==> flow/design.v <==
module fixed_point_alu (
    input clk,
    input rst,
    input [1:0] op,           
    input signed [15:0] a,    
    input signed [15:0] b,    
    output reg signed [23:0] out,   
    output reg overflow       
);
    localparam Q8_MAX_POS = 16'sh7FFF;    
    localparam Q8_MAX_NEG = 16'sh8000;    
    localparam Q16_MAX_POS = 24'sh7FFFFF;  
    localparam Q16_MAX_NEG = 24'sh800000;  
    reg signed [31:0] mul_result;   
    reg signed [23:0] add_sub_result;
    always @(posedge clk or posedge rst) begin
        if (rst) begin
            out <= 0;
            overflow <= 0;
        end else begin
            case (op)
                2'b00: begin
                    add_sub_result = a + b;
                    if ((a > 0 && b > 0 && add_sub_result < 0) || 
                        (a < 0 && b < 0 && add_sub_result > 0)) begin
                        overflow <= 1;
                        out <= (a[15] == 1) ? Q16_MAX_NEG : Q16_MAX_POS;
                    end else begin
                        overflow <= 0;
                        out <= { {8{add_sub_result[15]}}, add_sub_result };  
                    end
                end
                2'b01: begin
                    add_sub_result = a - b;
                    if ((a > 0 && b < 0 && add_sub_result < 0) || 
                        (a < 0 && b > 0 && add_sub_result > 0)) begin
                        overflow <= 1;
                        out <= (a[15] == 1) ? Q16_MAX_NEG : Q16_MAX_POS;
                    end else begin
                        overflow <= 0;
                        out <= { {8{add_sub_result[15]}}, add_sub_result };  
                    end
                end
               2'b10: begin
    mul_result = a * b;   
    if ($signed(mul_result[31:8]) > $signed(Q16_MAX_POS)) begin
        overflow <= 1;
        out <= Q16_MAX_POS;
    end else if ($signed(mul_result[31:8]) < $signed(Q16_MAX_NEG)) begin
        overflow <= 1;
        out <= Q16_MAX_NEG;
    end else begin
        overflow <= 0;
        out <= mul_result[31:8];   
    end
end
                2'b11: begin
                    if (b == 0) begin   
                        overflow <= 1;
                        out <= (a[15] == 1) ? Q16_MAX_NEG : Q16_MAX_POS;
                    end else begin
                        out <= (a << 8) / b;
                        overflow <= 0;
                    end
                end
                default: begin
                    out <= 0;
                    overflow <= 0;
                end
            endcase
        end
    end
endmodule
=== Tool chain data of fixed_point_alu ===
Tool output for the design above, in the order of the flow.
Line numbers count from 1 in the design file above.
Library cell names are shortened.
The mark -- stands for no value.

* Top module: fixed_point_alu
* Clock input: clk
* Library: sky130hd
* Library corner: tt_025C_1v80

=== Word-level counts ===
Counts by Yosys on the flattened word-level netlist (proc, flatten, opt, wreduce; memories kept). Register bits leave out memories and registers merged into their read ports (data or address); mux counts leave out enables and synchronous resets folded into registers. Print and check cells are left out. Cells with the same type and inputs are merged into one.

* $add $sub $neg: 2
* $mul: 1
* Div/mod/pow operators: 1
* $lt $le $gt $ge: 10
* Eq/ne operators: 3
* Shift operators: 0
* Muxes and demuxes: 13
* Bitwise gates (word level): 0
* Reductions and logical operators: 12

{| class="wikitable"
|+ Operators by type and width
! cell !! count
|-
| multiplier 16 x 16 -> 32 bit || 1
|-
| divider 24 x 16 -> 24 bit || 1
|-
| 2-to-1 mux 24 bit || 6
|-
| parallel mux 24 bit (select 4 bit) || 1
|-
| > comparator 17 x 1 -> 1 bit (second input constant) || 2
|-
| < comparator 17 x 1 -> 1 bit (second input constant) || 2
|-
| > comparator 16 x 1 -> 1 bit (second input constant) || 2
|-
| < comparator 16 x 1 -> 1 bit (second input constant) || 2
|-
| > comparator 24 bit (second input constant) || 1
|-
| < comparator 24 bit (second input constant) || 1
|-
| adder 16 x 16 -> 17 bit || 1
|-
| subtractor 16 x 16 -> 17 bit || 1
|-
| logical NOT 16 bit || 1
|-
| logical AND 1 bit || 8
|-
| 2-to-1 mux 1 bit || 5
|-
| == test 2 bit (second input constant) || 2
|-
| parallel mux 1 bit (select 4 bit) || 1
|-
| logical OR 1 bit || 2
|-
| == test 2 x 1 -> 1 bit (second input constant) || 1
|-
| logical NOT 2 bit || 1
|}

* Register bits after elaboration: 25
* Latch bits: 0
* RAM bits: 0
* ROM bits: 0
* Word width x clocked read ports: 0
* Memory cells: 0
* Word-level cells: 44

=== Longest topological paths ===
Yosys ltp: most cells in a row. Word level: on the elaborated netlist, between registers, memories and ports. Mapped: between sequential cells and ports; inverters and the memories' decode and read muxes count.

* Depth after elaboration: 6
* ABC_AREA: 1
* Mapped depth: 432
* Gate-level depth less buffers: 425

=== Mapped cells and area ===
The flow's flattened synthesis, as Yosys stat reports it; memories are mapped. The netlist is that of the ABC_AREA named above (0 if unset); the other value can give another one.

{| class="wikitable"
|+ Cells by type
! cell !! count
|-
| fa_1 || 264
|-
| ha_1 || 407
|-
| nand2_1 || 1152
|-
| inv_1 || 814
|-
| xor2_1 || 155
|-
| a21oi_1 || 229
|-
| nand3_1 || 201
|-
| nor2_1 || 207
|-
| o21ai_0 || 133
|-
| dfrtp_1 || 25
|-
| xnor2_1 || 71
|-
| nand2_2 || 57
|-
| o21ai_2 || 38
|-
| or2_2 || 51
|-
| nand3_2 || 28
|-
| o21ai_1 || 53
|-
| nand4_1 || 40
|-
| o21bai_1 || 30
|}

Other cell types: 66; their cells: 452.

* Cell count: 4407
* Synthesis area: 29409.5 um^2
* Sequential area: 625.6 um^2
* Flip-flop cells: 25
* Buffers: 128

=== Path before layout ===
Source: OpenSTA report_checks on the synthesized netlist (no wires, ideal clock, input and output delay 20% of the period each), path of least setup slack; recovery checks are left aside. Register names are those of the netlist, which keeps one name where synthesis merged equal registers.

* Path kind: input to register
* Start point: input port b[0]
* End point: register out[18]
* Clock period: 60.0 ns
* Input delay: 12.000 ns
* Arrival time: 59.496 ns
* Required time: 59.859 ns
* Setup slack: 0.363 ns
* Delay of the path: 47.637 ns
* Stages: 411
* Synthesis period reached: 59.637 ns

"delay of the path" is the arrival time less input delay plus setup time.
"stages" counts driving pins, that of a launching flip-flop among them; a cell with two outputs on the path counts twice.
"synthesis period reached" is the clock period less the worst setup slack; recovery checks do not enter. This is arithmetic on one report: input and output delays are still those of the set period (20% each).
A register here has more assigning lines than the two given.

* Path through: inv_2 > clkbuf_1 > ha_1 > nand4_1 > nand3_1 > nand2_1 > inv_1 > nand2_1 > nor2_1 > nand2_1 > nor2_1 > nand3_1 > nand2_1 > nand2_1 > nand2_1 > inv_1 > ha_1 > o21ai_0 > (+375 left out) > a31oi_1 > a211o_1 > a21oi_4 > ha_1 > inv_1 > nor3_2 > inv_1 > nor2_1 > inv_2 > nor3_2 > nand3_2 > nand2_2 > nand2_2 > a21oi_2 > o21ai_2 > xor2_1 > o21ai_1 > o2111ai_1
* Elaborated cells between the ends (all ways): 29
* Those cells by class: 2 x add/sub; 1 x mul; 1 x div; 8 x compare; 6 x mux; 11 x reduce/logical

{| class="wikitable"
|+ RTL lines, path after synthesis
! element !! RTL line !! RTL
|-
| start, declared || 6 || <nowiki>input signed [15:0] b,</nowiki>
|-
| end, assigned || 27 || <nowiki>out <= (a[15] == 1) ? Q16_MAX_NEG : Q16_MAX_POS;</nowiki>
|-
| end, assigned || 30 || <nowiki>out <= { {8{add_sub_result[15]}}, add_sub_result };</nowiki>
|-
| end, declared || 7 || <nowiki>output reg signed [23:0] out,</nowiki>
|}

Chain of elaborated cells between the ends: none given.

=== Path in the finished layout ===
Path of least setup slack in the final report of stored run 1 (OpenROAD, finished layout, wires in). Where an end is a register, its clock arrival counts in the times.

* Path kind: input to register
* Start point: input port a[1]
* End point: register out[22]
* Clock period: 76.6 ns
* Input delay: 15.32 ns
* Arrival time: 67.89 ns
* Required time: 76.73 ns
* Setup slack: 8.84 ns
* Stages: 404

A register here has more assigning lines than the two given.

* Path through: clkdlybuf4s50_1 > buf_12 > clkinvlp_4 > ha_2 > nand2_1 > nand2_1 > nand2_1 > nand2_2 > nor2_2 > nand2_1 > nor2_4 > nand3_1 > nor2_1 > nand3_1 > nand2_1 > nand2_1 > nand2_1 > inv_1 > (+368 left out) > a31oi_1 > a211o_1 > a21oi_4 > ha_1 > inv_1 > nor3_2 > inv_1 > nor2_2 > inv_2 > nor3_4 > nand3_2 > nand2_2 > nand2_2 > inv_1 > o21ai_1 > xnor2_1 > o21ai_1 > o2111ai_1
* Elaborated cells between the ends (all ways): 28
* Those cells by class: 2 x add/sub; 1 x mul; 1 x div; 8 x compare; 6 x mux; 10 x reduce/logical

{| class="wikitable"
|+ RTL lines, path after layout
! element !! RTL line !! RTL
|-
| start, declared || 5 || <nowiki>input signed [15:0] a,</nowiki>
|-
| end, assigned || 27 || <nowiki>out <= (a[15] == 1) ? Q16_MAX_NEG : Q16_MAX_POS;</nowiki>
|-
| end, assigned || 30 || <nowiki>out <= { {8{add_sub_result[15]}}, add_sub_result };</nowiki>
|-
| end, declared || 7 || <nowiki>output reg signed [23:0] out,</nowiki>
|}

Chain of elaborated cells between the ends: none given.

Below are 2 stored runs of the flow (Yosys, OpenROAD; platform sky130hd) on fixed_point_alu, each with its settings and what was measured, unordered. Constraints: input delay and output delay 20% of the set period each, output load 0.01 pF.
By "worst setup path time" is meant the share of the clock period that the worst setup path is allowed (20% is reserved at inputs, 20% at outputs), minus its slack. Clock arrival times at its registers enter into it.

Stored run 1
==> flow/run.sh <==
#!/bin/bash
# the make line also repeats the synthesis and layout settings of config.mk as NAME=value (left out here)
make -C /OpenROAD-flow-scripts/flow DESIGN_CONFIG=/design/flow/config.mk WORK_HOME=/design/flow/orfs CLKGATE_MAP_FILE= finish
==> flow/config.mk <==
export PLATFORM = sky130hd
export DESIGN_NAME = fixed_point_alu
export DESIGN_NICKNAME = fixed_point_alu
export VERILOG_FILES = /design/flow/design.v
export SDC_FILE = /design/flow/constraint.sdc
export NUM_CORES = 4
export LEC_CHECK = 0
export ABC_AREA = 1
export CAP_MARGIN = 0
export CORE_ASPECT_RATIO = 1.57
export CORE_MARGIN = 7
export CORE_UTILIZATION = 58
export CTS_CLUSTER_SIZE = 21
export MAX_ROUTING_LAYER = met4
export MIN_ROUTING_LAYER = met2
export PLACE_DENSITY = 0.75
export SETUP_SLACK_MARGIN = 5.0
export SLEW_MARGIN = 20
export TNS_END_PERCENT = 95
==> flow/constraint.sdc <==
create_clock -name core_clock -period 76.6 [get_ports {clk}]
set_input_delay 15.3200 -clock core_clock [delete_from_list [all_inputs] [get_ports {clk}]]
set_output_delay 15.3200 -clock core_clock [all_outputs]
set_load 0.01 [all_outputs]

==> results of stored run 1 <==
chip area after synthesis (Yosys): 29409.5 um^2
die area: 57368.7 um^2
utilization: 64.9%
worst setup slack after layout: 8.837 ns
total negative slack: 0.000 ns
worst setup path time: 52.44 ns
worst setup path kind: input to register

Stored run 2
==> flow/run.sh <==
#!/bin/bash
# the make line also repeats the synthesis and layout settings of config.mk as NAME=value (left out here)
make -C /OpenROAD-flow-scripts/flow DESIGN_CONFIG=/design/flow/config.mk WORK_HOME=/design/flow/orfs CLKGATE_MAP_FILE= finish
==> flow/config.mk <==
export PLATFORM = sky130hd
export DESIGN_NAME = fixed_point_alu
export DESIGN_NICKNAME = fixed_point_alu
export VERILOG_FILES = /design/flow/design.v
export SDC_FILE = /design/flow/constraint.sdc
export NUM_CORES = 4
export LEC_CHECK = 0
export ABC_AREA = 1
export CAP_MARGIN = 40
export CORE_ASPECT_RATIO = 1.84
export CORE_MARGIN = 5
export CORE_UTILIZATION = 58
export CTS_CLUSTER_SIZE = 21
export GPL_TIMING_DRIVEN = 0
export MAX_ROUTING_LAYER = met4
export MIN_ROUTING_LAYER = met1
export PLACE_DENSITY = 0.75
export SETUP_SLACK_MARGIN = 5.0
export SLEW_MARGIN = 10
export TNS_END_PERCENT = 95
==> flow/constraint.sdc <==
create_clock -name core_clock -period 97.7 [get_ports {clk}]
set_input_delay 19.5400 -clock core_clock [delete_from_list [all_inputs] [get_ports {clk}]]
set_output_delay 19.5400 -clock core_clock [all_outputs]
set_load 0.01 [all_outputs]

==> results of stored run 2 <==
chip area after synthesis (Yosys): 29409.5 um^2
die area: 55519.9 um^2
utilization: 62.1%
worst setup slack after layout: 18.802 ns
total negative slack: 0.000 ns
worst setup path time: 59.36 ns
worst setup path kind: input to register
